==> flow/design.v <==
module mux2 #(parameter n = 16) (Out, InA, InB, Select);
	input 	[n-1:0]	InA, InB;
	input			Select;
	output 	[n-1:0]	Out;
	assign Out = Select ? InB : InA;
endmodule
module add(Out, InA, InB);
	input 		[4:0] InA, InB;
	output reg	[4:0] Out;
	always @(*) begin
		Out = InA + InB;
	end
endmodule
module SignExtend(Out, In);
	input 	[4:0] 	In;
	output 	[15:0] 	Out;
	assign Out = In[4] ? {11'b11111111111, In}:{11'b00000000000, In};
endmodule
module ALU (Out, Zero, InA, InB, ALU_opcode);
	input signed		[15:0]	InA, InB;
	input				[2:0]	ALU_opcode;
	output reg signed	[15:0]	Out;
	output reg					Zero;
	always @(*) begin
		case (ALU_opcode)
			3'd0:	Out = InA + InB;
			3'd1:	Out = InA - InB;
			3'd2:	Out = InA & InB;
			3'd3:	Out = InA | InB;
			3'd4:	Out = InA ^ InB;
			3'd5:	Out = InA >> InB[2:0];
			3'd6:	Out = InA >>> InB[2:0];
			3'd7:	Out = InA << InB[2:0];
		endcase
		Zero = (Out == 16'd0) ? 1'b1 : 1'b0;
	end
endmodule
module PC(PC, In, RST, CLK);
	input		[4:0] 	In;
	input 				CLK, RST;
	output reg	[4:0] 	PC;
	always @(posedge CLK) begin
		if (RST)
			PC <= 5'd0;
		else
			PC <= In;
	end
endmodule
module RegFile(	ReadData1, 
				ReadData2,
				REG0,
				REG1,
				REG2,
				REG3,
				REG4,
				REG5,
				REG6,
				REG7,
				WriteData, 
				ReadWriteEn, 
				WriteAddress, 
				ReadAddress1, 
				ReadAddress2, 
				RST,
				CLK);
	input 			ReadWriteEn, RST, CLK;	
	input	[2:0] 	WriteAddress, ReadAddress1, ReadAddress2;
	input	[15:0] 	WriteData;
	output 	[15:0] 	ReadData1, ReadData2;
	output	[15:0] 	REG0, REG1, REG2, REG3, REG4, REG5, REG6, REG7;
	reg 	[15:0] array_reg [7:0];
	reg 	[15:0] reg1, reg2;
	integer i;
	always @(posedge CLK) begin
		if (RST) begin
			for (i=0; i<8; i=i+1)
				array_reg[i] <= 16'd0;
		end
		else if(ReadWriteEn) begin
			if (WriteAddress != 3'd0)
				array_reg[WriteAddress] <= WriteData;	
		end
	end
	always @(*) begin 
			reg1 = array_reg[ReadAddress1];
			reg2 = array_reg[ReadAddress2];
	end	
	assign REG0 = array_reg[0];
	assign REG1 = array_reg[1];
	assign REG2 = array_reg[2];
	assign REG3 = array_reg[3];
	assign REG4 = array_reg[4];
	assign REG5 = array_reg[5];
	assign REG6 = array_reg[6];
	assign REG7 = array_reg[7];
	assign ReadData1 = reg1;
	assign ReadData2 = reg2;
endmodule
module DMEM(ReadData, Address, WriteData, WriteEn, RST, CLK);
	input 				CLK, RST, WriteEn;
	input 		[15:0] 	Address, WriteData;
	output 	 	[15:0] 	ReadData;
	reg [15:0] array_reg [15:0];
	integer i;
	always @ (posedge CLK)begin
		if (RST) begin
			for (i=0; i<16; i=i+1)
				array_reg[i] <= 16'd0;
		end
		else if (WriteEn)
			array_reg[Address[3:0]] <= WriteData;
	end
	assign ReadData = array_reg[Address[3:0]];
endmodule
module Control(PCSrc, RegSrc, RegWrEn, ALUSrc, ALUopcode, DmemWrEn, WrSrc, INST, z);
	input				z;
	input		[4:0] 	INST;
	output reg	[2:0] 	ALUopcode;
	output reg 			PCSrc, RegSrc, RegWrEn, ALUSrc, DmemWrEn, WrSrc;
	always @(*) begin
		PCSrc = 1'b0;
		RegSrc = 1'b0;
		RegWrEn = 1'b0;
		ALUSrc = 1'b0;
		DmemWrEn = 1'b0;
		WrSrc = 1'b1;
		ALUopcode = 3'd0;
		if(INST[4] == 1'b0) begin		 
			PCSrc = 1'b0;
			RegSrc = 1'b1;
			RegWrEn = 1'b1;
			ALUSrc = 1'b0; 				
			DmemWrEn = 1'b0;
			WrSrc = 1'b1;
			if(INST[3:0] == 4'b0010) ALUopcode = 3'd0; 	 
			if(INST[3:0] == 4'b0011) ALUopcode = 3'd1;	 
			if(INST[3:0] == 4'b0100) ALUopcode = 3'd2;	 
			if(INST[3:0] == 4'b0101) ALUopcode = 3'd3;	 
			if(INST[3:0] == 4'b0110) ALUopcode = 3'd4;	 
			if(INST[3:0] == 4'b1000) ALUopcode = 3'd5; 	 
			if(INST[3:0] == 4'b1001) ALUopcode = 3'd6;	 
			if(INST[3:0] == 4'b1010) ALUopcode = 3'd7;	 
		end
		else if(INST[4] == 1'd1) begin
			if(INST[3] == 1'b0) begin 			 
				PCSrc = 1'b0;
				RegSrc = 1'b1;
				RegWrEn = 1'b1;
				ALUSrc = 1'b1;
				DmemWrEn = 1'b0;
				WrSrc = 1'b1;
				if(INST[2:0] == 3'b010) ALUopcode = 3'd0; 	 
				if(INST[2:0] == 3'b100) ALUopcode = 3'd2;	 
				if(INST[2:0] == 3'b101) ALUopcode = 3'd3;	 
				if(INST[2:0] == 3'b110) ALUopcode = 3'd4;	 
			end
			else if (INST[3] == 1'b1) begin
				if (INST[3:0] == 4'b1100) begin     
					PCSrc = 1'b0;
					RegSrc = 1'b0;
					RegWrEn = 1'b1;
					ALUSrc = 1'b1;
					DmemWrEn = 1'b0;
					WrSrc = 1'b0;
					ALUopcode = 3'd0; 	 
				end
				else if (INST[3:0] == 4'b1101) begin     
					PCSrc = 1'b0;
					RegSrc = 1'b0;
					RegWrEn = 1'b0;
					ALUSrc = 1'b1;
					DmemWrEn = 1'b1;
					WrSrc = 1'b0;
					ALUopcode = 3'd0; 	 
				end
				else if (INST[3:0] == 4'b1110) begin     
					RegSrc = 1'b0;
					RegWrEn = 1'b0;
					ALUSrc = 1'b0;
					DmemWrEn = 1'b0;
					WrSrc = 1'b1;
					ALUopcode = 3'd1; 	 
					if(z == 1'b1)
						PCSrc = 1'b1;
					else	
						PCSrc = 1'b0;
				end
				else if (INST[3:0] == 4'b1111) begin     
					RegSrc = 1'b0;
					RegWrEn = 1'b0;
					ALUSrc = 1'b0;
					DmemWrEn = 1'b0;
					WrSrc = 1'b1;
					ALUopcode = 3'd1; 	 
					if(z == 1'b1)
						PCSrc = 1'b0;
					else	
						PCSrc = 1'b1;
				end
			end
		end
	end
endmodule
module Datapath (CLK, RST, INSTR, PCSrc, RegSrc, RegWrEn, ALUSrc, ALUopcode, DmemWrEn, WrSrc, INST, Zero, PC,
				REG0, REG1, REG2, REG3, REG4, REG5, REG6, REG7, ALU_result, outDMEM, ALU_A, ALU_B
				);
	input			CLK, RST, PCSrc, RegSrc, RegWrEn, ALUSrc, DmemWrEn, WrSrc;
	input 	[2:0]	ALUopcode;
	input	[15:0]	INSTR;
	output	[5:0]	PC;
	output 	[15:0]	REG0, REG1, REG2, REG3, REG4, REG5, REG6, REG7;
	output	[15:0]	ALU_result, outDMEM;
	output	[4:0]	INST;
	output			Zero;
	output	[15:0]	ALU_A, ALU_B;
	wire	[15:0]	instruction;
	wire 	[4:0]	PCout;
	wire	[4:0]	pc0, pc1, muxPC;
	wire	[2:0]	muxRegFile;
	wire	[15:0]	A, B;
	wire	[15:0]	kq_signExtend, muxALU;
	wire	[15:0]	outALU;
	wire	[15:0]	muxDataWr;
	mux2 #(.n(5)) inst0(.Select(PCSrc), .InA(pc0), .InB(pc1), .Out(muxPC));
	PC inst1(.CLK(CLK), .RST(RST), .In(muxPC), .PC(PCout));
	add inst2(.InA(5'd1), .InB(PCout), .Out(pc0));
	assign instruction = INSTR;	 
	add inst4(.InA(instruction[4:0]), .InB(PCout), .Out(pc1));
	assign PC = PCout << 1;
	assign INST = instruction[15:11];
	mux2 #(.n(3)) inst5(.Select(RegSrc), .InA(instruction[10:8]), .InB(instruction[4:2]), .Out(muxRegFile));
	RegFile inst6 (	.ReadData1(A), 
					.ReadData2(B),
					.REG0(REG0),
					.REG1(REG1),
					.REG2(REG2),
					.REG3(REG3),
					.REG4(REG4),
					.REG5(REG5),
					.REG6(REG6),
					.REG7(REG7),
					.WriteData(muxDataWr), 
					.ReadWriteEn(RegWrEn), 
					.WriteAddress(instruction[10:8]), 
					.ReadAddress1(instruction[7:5]), 
					.ReadAddress2(muxRegFile), 
					.RST(RST),
					.CLK(CLK));
	SignExtend inst7(.In(instruction[4:0]), .Out(kq_signExtend));
	mux2 #(.n(16)) inst8(.Select(ALUSrc), .InA(B), .InB(kq_signExtend), .Out(muxALU));
	ALU inst9(.InA(A), .InB(muxALU), .ALU_opcode(ALUopcode), .Out(outALU), .Zero(Zero));
	DMEM inst10(.ReadData(outDMEM), .Address(outALU), .WriteData(B), .WriteEn(DmemWrEn), .RST(RST), .CLK(CLK));
	mux2 #(.n(16)) inst11(.Select(WrSrc), .InA(outDMEM), .InB(outALU), .Out(muxDataWr));
	assign ALU_result = outALU;
	assign ALU_A = A;
	assign ALU_B = muxALU;
endmodule
module Lab4(CLK, RST, INSTR, PC, REG0, REG1, REG2, REG3, REG4, REG5, REG6, REG7, 
		inst_opcode, ALUopcode, ALU_result, Zero, outDMEM, ALU_A, ALU_B);
	input	CLK, RST;
	input		[15:0]	INSTR;
	output 		[5:0]	PC;
	output 		[15:0]	REG0, REG1, REG2, REG3, REG4, REG5, REG6, REG7;
	output 		[4:0]	inst_opcode;
	output 		[2:0]	ALUopcode;
	output 		[15:0]	ALU_result, outDMEM, ALU_A, ALU_B;
	output				Zero;
	wire 				PCSrc, RegSrc, RegWrEn, ALUSrc, DmemWrEn, WrSrc;
	Control c(.PCSrc(PCSrc), .RegSrc(RegSrc), 
			.RegWrEn(RegWrEn), .ALUSrc(ALUSrc), 
			.ALUopcode(ALUopcode), 
			.DmemWrEn(DmemWrEn), .WrSrc(WrSrc), 
			.INST(inst_opcode), .z(Zero));
	Datapath d(	.CLK(CLK), .RST(RST), .INSTR(INSTR), .PCSrc(PCSrc), .RegSrc(RegSrc), 
				.RegWrEn(RegWrEn), .ALUSrc(ALUSrc), 
				.ALUopcode(ALUopcode), .DmemWrEn(DmemWrEn), 
				.WrSrc(WrSrc), .INST(inst_opcode), .Zero(Zero), .PC(PC),
				.REG0(REG0), .REG1(REG1), .REG2(REG2), .REG3(REG3), 
				.REG4(REG4), .REG5(REG5), .REG6(REG6), .REG7(REG7), .ALU_result(ALU_result),
				.outDMEM(outDMEM), .ALU_A(ALU_A), .ALU_B(ALU_B)
				);
endmodule
* From RTL to reports: Lab4
The steps from the RTL of Lab4 to its reports follow in flow order.
Lines are those of the file above, counted from 1.
Library cell names are shortened.
Not given: n/a
- Top module :: Lab4
- Clock input :: CLK
- Cell library :: sky130hd
- Library corner :: tt_025C_1v80

* Elaborated design
Counts by Yosys on the flattened word-level netlist (proc, flatten, opt, wreduce; memories kept). Register bits leave out memories and registers merged into their read ports (data or address); mux counts leave out enables and synchronous resets folded into registers. Print and check cells are left out. Cells with the same type and inputs are merged into one.
Memory sizes are those after Yosys's memory passes, which may raise the word count (mostly to a power of two), join words into wider ones and drop unused or constant bits.
- Shifts and indexed selects :: 3
- Bitwise operators :: 3
- Magnitude comparators :: 0
- Muxes and demuxes :: 63
- Multipliers :: 0
- Reduce/logical cells :: 3
- Div/mod/pow operators :: 0
- Equal/unequal tests :: 21
- Add/subtract/negate cells :: 4
** Operators with widths (number)
- parallel mux 16 bit (select 8 bit) :: 1
- two-way mux 16 bit :: 8
- two-way mux 3 bit :: 14
- two-way mux 1 bit :: 33
- equality test 4 bit (second input constant) :: 7
- equality test 3 bit (second input constant) :: 7
- adder 16 bit :: 1
- subtractor 16 bit :: 1
- AND 16 bit :: 1
- bitwise OR 16 bit :: 1
- XOR 16 bit :: 1
- << shifter 16 x 3 -> 16 bit :: 1
- right shift 16 x 3 -> 16 bit :: 1
- >>> shifter 16 x 3 -> 16 bit :: 1
- zero test 16 bit :: 1
- equality test 4 x 3 -> 1 bit (second input constant) :: 3
- two-way mux 4 bit :: 2
- two-way mux 2 bit :: 4
- equality test 3 x 2 -> 1 bit (second input constant) :: 2
- adder 1 x 5 -> 5 bit (first input constant) :: 1
- adder 5 bit :: 1
- two-way mux 5 bit :: 1
- equality test 4 x 2 -> 1 bit (second input constant) :: 1
- equality test 3 x 1 -> 1 bit (second input constant) :: 1
- zero test 3 bit :: 1
- nonzero test 3 bit :: 1
- Bits in latches :: 0
- Cells after elaboration :: 100
- Bits in writable memories :: 384
- Register bits after elaboration :: 5
- Memory cells :: 2
- Input bits :: 18
- Bits in read-only memories :: 0
** Memories
- d.inst10.array_reg :: depth 16, width 16, RTL line 103 : reg [15:0] array_reg [15:0];
- d.inst6.array_reg :: depth 8, width 16, RTL line 71 : reg [15:0] array_reg [7:0];

* Longest topological paths
Depth = most cells in a row (Yosys ltp): at word level without a register or memory, in the mapped netlist without a sequential cell, where the memories' decode and read muxes count.
- Depth in word-level cells :: 21
- ABC_AREA :: 1
- Mapped depth :: 51

* Netlist
Yosys stat after the flow's synthesis: flattened, memories mapped to cells. It holds for the ABC_AREA given above (unset counts as 0); a run with the other value may have another netlist.
** Cell types
- edfxtp_1 :: number 384, total area 1.15E+04 µm²
- nand2_1 :: number 833, total area 3.13E+03 µm²
- nor2_1 :: number 470, total area 1.76E+03 µm²
- nand3_1 :: number 231, total area 1.16E+03 µm²
- inv_1 :: number 214, total area 803.27 µm²
- ha_1 :: number 53, total area 663.136 µm²
- a21oi_1 :: number 91, total area 455.437 µm²
- nand4_1 :: number 71, total area 444.176 µm²
- o21ai_0 :: number 72, total area 360.346 µm²
- clkbuf_1 :: number 74, total area 277.766 µm²
- buf_2 :: number 54, total area 270.259 µm²
- nand2_2 :: number 26, total area 162.656 µm²
- xor2_1 :: number 18, total area 157.651 µm²
- nand3b_1 :: number 16, total area 120.115 µm²
- buf_4 :: number 14, total area 105.101 µm²
- dfxtp_1 :: number 5, total area 100.096 µm²
- nor3_1 :: number 17, total area 85.082 µm²
- o2111ai_1 :: number 8, total area 70.067 µm²
Not listed: further types 32, cells in them 111.
- Area of sequential cells :: 0.0116312 mm²
- Mapped area :: 0.0225341 mm²
- Buffers :: 153
- Flip-flop cells :: 389
- Cell count :: 2762

* Timing after synthesis
Source: OpenSTA report_checks on the synthesized netlist (no wires, ideal clock, input and output delay 20% of the period each), path of least setup slack; recovery checks are left aside. Register names are those of the netlist, which keeps one name where synthesis merged equal registers.
- Path type :: input to output
- Start :: input INSTR[15]
- End :: output Zero
- Path delay :: 4.192 ns
- Input delay :: 2.400 ns
- Data required time :: 9.600 ns
- Setup slack :: 3.008 ns
- Clock period :: 12.0 ns
- Path buffers :: 4
- Stages on the path :: 36
- Arrival :: 6.592 ns
- Period reached after synthesis :: 8.992 ns
"path delay" is the arrival time less input delay plus setup time.
At an output port there is no setup time.
"stages on the path" counts driving pins, that of a launching flip-flop among them; a cell with two outputs on the path counts twice.
"period reached after synthesis" = period - worst setup slack (recovery checks aside). The figure is calculated, with input and output delays left at 20% of the set period.
The rows between start and end are the longest chain of elaborated cells between them; the timing report does not say that the signal goes this way. Where chains are equally long, one stands for them.
A line is the first line of the expression or statement that the cell stems from. Yosys adds cells for indexed reads and writes and turns some case tables into memories.
The chain passes a memory read, where the word-level depth is cut; so it can be longer than that depth.
- Cells stage by stage :: buf_4 > nand2_4 > buf_6 > nand2_1 > o21ai_4 > inv_2 > nand3_1 > nand2_2 > nand2_1 > nand2_2 > buf_4 > buf_2 > ha_1 > nand2_1 > nor2_1 > nand3_1 > nor3_1 > inv_1 > nor3_1 > nor2_1 > xor2_1 > ha_1 > nand2_1 > nor2_1 > nand4_1 > nand3_1 > inv_1 > o21ai_0 > inv_1 > o21bai_1 > a21oi_1 > nand3_1 > nand2_1 > nand2_1 > nand2_1 > nor2_1
- Cells in the longest elaborated chain :: 8
- Elaborated cells on any way between the ends :: 25
** RTL lines, path post-synthesis
- start: declaration :: RTL line 261 : input [15:0] INSTR;
- two-way mux 1 bit :: RTL line 128 : if(INST[4] == 1'b0) begin
- two-way mux 3 bit :: RTL line 5 : assign Out = Select ? InB : InA;
- memory (8 x 16 bit) :: RTL line 71 : reg [15:0] array_reg [7:0];
- two-way mux 16 bit :: RTL line 5
- subtractor 16 bit :: RTL line 27 : 3'd1: Out = InA - InB;
- parallel mux 16 bit (select 8 bit) :: RTL line 25 : case (ALU_opcode)
- zero test 16 bit :: RTL line 35 : Zero = (Out == 16'd0) ? 1'b1 : 1'b0;
- two-way mux 1 bit :: RTL line 35
- end: declaration :: RTL line 267 : output Zero;
Some nets on the timed path still bear RTL names; the line given drives or declares the net.
** Nets with RTL names, path post-synthesis (RTL line)
- ALU_result[15] :: 25

* Worst path after layout
From the final timing report of entry A: the path of least setup slack in the routed layout; clock arrival at registers is part of the times.
- Path type :: input to output
- Start :: input INSTR[11]
- End :: output outDMEM[8]
- Data required time :: 9.60 ns
- Arrival :: 9.68 ns
- Clock period :: 12.0 ns
- Setup slack :: -0.08 ns
- Stages on the path :: 24
- Input delay :: 2.40 ns
- Path buffers :: 3
The rows between start and end are the longest chain of elaborated cells between them; the timing report does not say that the signal goes this way. Where chains are equally long, one stands for them.
The chain passes a memory read, where the word-level depth is cut; so it can be longer than that depth.
- Cells stage by stage :: clkdlybuf4s50_1 > inv_2 > nor2_1 > o21ai_1 > nand3_1 > nor2_1 > inv_1 > nor2_2 > inv_2 > nand2_1 > o21ai_0 > fa_1 > inv_1 > nor2_1 > o21ai_0 > nand2_2 > nand2_1 > inv_1 > buf_2 > nand2_1 > nand2_1 > nor2_1 > inv_1 > clkdlybuf4s50_1
- Cells in the longest elaborated chain :: 12
- Elaborated cells on any way between the ends :: 53
** RTL lines, path post-layout
- start: declaration :: RTL line 261 : input [15:0] INSTR;
- equality test 4 x 2 -> 1 bit :: RTL line 136 : if(INST[3:0] == 4'b0011) ALUopcode = 3'd1;
- two-way mux 1 bit :: RTL line 136
- two-way mux 2 bit :: RTL line 137 : if(INST[3:0] == 4'b0100) ALUopcode = 3'd2;
- two-way mux 2 bit :: RTL line 138 : if(INST[3:0] == 4'b0101) ALUopcode = 3'd3;
- two-way mux 3 bit :: RTL line 139 : if(INST[3:0] == 4'b0110) ALUopcode = 3'd4;
- two-way mux 3 bit :: RTL line 140 : if(INST[3:0] == 4'b1000) ALUopcode = 3'd5;
- two-way mux 3 bit :: RTL line 141 : if(INST[3:0] == 4'b1001) ALUopcode = 3'd6;
- two-way mux 3 bit :: RTL line 142 : if(INST[3:0] == 4'b1010) ALUopcode = 3'd7;
- two-way mux 3 bit :: RTL line 128 : if(INST[4] == 1'b0) begin
- equality test 3 bit :: RTL line 25 : case (ALU_opcode)
- parallel mux 16 bit (select 8 bit) :: RTL line 25
- memory (16 x 16 bit) :: RTL line 103 : reg [15:0] array_reg [15:0];
- end: declaration :: RTL line 266 : output [15:0] ALU_result, outDMEM, ALU_A, ALU_B;

FLOW RESULTS
============

2 stored runs of Lab4 in the flow (synthesis by Yosys, layout by OpenROAD, sky130hd cells), in arbitrary order. Constraints: input delay and output delay 20% of the set period each, output load 0.01 pF.
"period achieved" is the run's clock period less its worst setup slack. It is reckoned from that one timing run; input and output delays stay at 20% of the period that was set.
"allowed time less slack (worst setup path)" = time allowed to the worst setup path (clock period - input delay - output delay, where it has them) - its slack; a late launch clock adds to it, a late capture clock takes from it.
By "power" is meant OpenSTA's value without simulated activity: inputs other than the clock are taken to toggle once in ten clock periods, and the tool carries that through the logic.

* Entry A
** Files
==> flow/run.sh <==
#!/bin/bash
# the make line also repeats the synthesis and layout settings of config.mk as NAME=value (left out here)
make -C /OpenROAD-flow-scripts/flow DESIGN_CONFIG=/design/flow/config.mk WORK_HOME=/design/flow/orfs CLKGATE_MAP_FILE= finish
==> flow/config.mk <==
export PLATFORM = sky130hd
export DESIGN_NAME = Lab4
export DESIGN_NICKNAME = Lab4
export VERILOG_FILES = /design/flow/design.v
export SDC_FILE = /design/flow/constraint.sdc
export NUM_CORES = 4
export LEC_CHECK = 0
export ABC_AREA = 1
export CAP_MARGIN = 20
export CELL_PAD_IN_SITES_DETAIL_PLACEMENT = 0
export CELL_PAD_IN_SITES_GLOBAL_PLACEMENT = 0
export CORE_MARGIN = 2
export CORE_UTILIZATION = 23
export CTS_CLUSTER_DIAMETER = 144
export GPL_TIMING_DRIVEN = 0
export MIN_ROUTING_LAYER = met2
export PLACE_DENSITY = 0.68
export SLEW_MARGIN = 35
export TNS_END_PERCENT = 20
==> flow/constraint.sdc <==
create_clock -name core_clock -period 12.0 [get_ports {CLK}]
set_input_delay 2.4000 -clock core_clock [delete_from_list [all_inputs] [get_ports {CLK}]]
set_output_delay 2.4000 -clock core_clock [all_outputs]
set_load 0.01 [all_outputs]
** Results
- Utilization after routing :: 29.0%
- Die area :: 0.100495 mm²
- Setup TNS :: -0.165 ns
- Mapped cell area after synthesis :: 0.0225341 mm²
- Power :: 5,238 µW
- Period achieved :: 12.079 ns
- Smallest setup slack :: -0.079 ns
- Allowed time less slack (worst setup path) :: 7.28 ns
- Critical path kind :: input to output
- Worst hold slack after layout :: 0.592 ns
- Standard-cell area after layout :: 0.0281082 mm²

* Entry B
** Files
==> flow/run.sh <==
#!/bin/bash
# the make line also repeats the synthesis and layout settings of config.mk as NAME=value (left out here)
make -C /OpenROAD-flow-scripts/flow DESIGN_CONFIG=/design/flow/config.mk WORK_HOME=/design/flow/orfs CLKGATE_MAP_FILE= finish
==> flow/config.mk <==
export PLATFORM = sky130hd
export DESIGN_NAME = Lab4
export DESIGN_NICKNAME = Lab4
export VERILOG_FILES = /design/flow/design.v
export SDC_FILE = /design/flow/constraint.sdc
export NUM_CORES = 4
export LEC_CHECK = 0
export CAP_MARGIN = 15
export CELL_PAD_IN_SITES_DETAIL_PLACEMENT = 2
export CELL_PAD_IN_SITES_GLOBAL_PLACEMENT = 2
export CORE_MARGIN = 7
export CORE_UTILIZATION = 27
export CTS_CLUSTER_DIAMETER = 219
export GPL_ROUTABILITY_DRIVEN = 0
export GPL_TIMING_DRIVEN = 0
export MAX_ROUTING_LAYER = met5
export PLACE_DENSITY = 0.84
export SETUP_SLACK_MARGIN = 0.03
export SLEW_MARGIN = 0
==> flow/constraint.sdc <==
create_clock -name core_clock -period 11.3 [get_ports {CLK}]
set_input_delay 2.2600 -clock core_clock [delete_from_list [all_inputs] [get_ports {CLK}]]
set_output_delay 2.2600 -clock core_clock [all_outputs]
set_load 0.01 [all_outputs]
** Results
- Utilization after routing :: 33.8%
- Die area :: 0.0942551 mm²
- Setup TNS :: 0.000 ns
- Mapped cell area after synthesis :: 0.023181 mm²
- Power :: 5,730 µW
- Period achieved :: 11.261 ns
- Smallest setup slack :: 0.039 ns
- Allowed time less slack (worst setup path) :: 6.74 ns
- Critical path kind :: input to output
- Worst hold slack after layout :: 0.645 ns
- Standard-cell area after layout :: 0.0287964 mm²
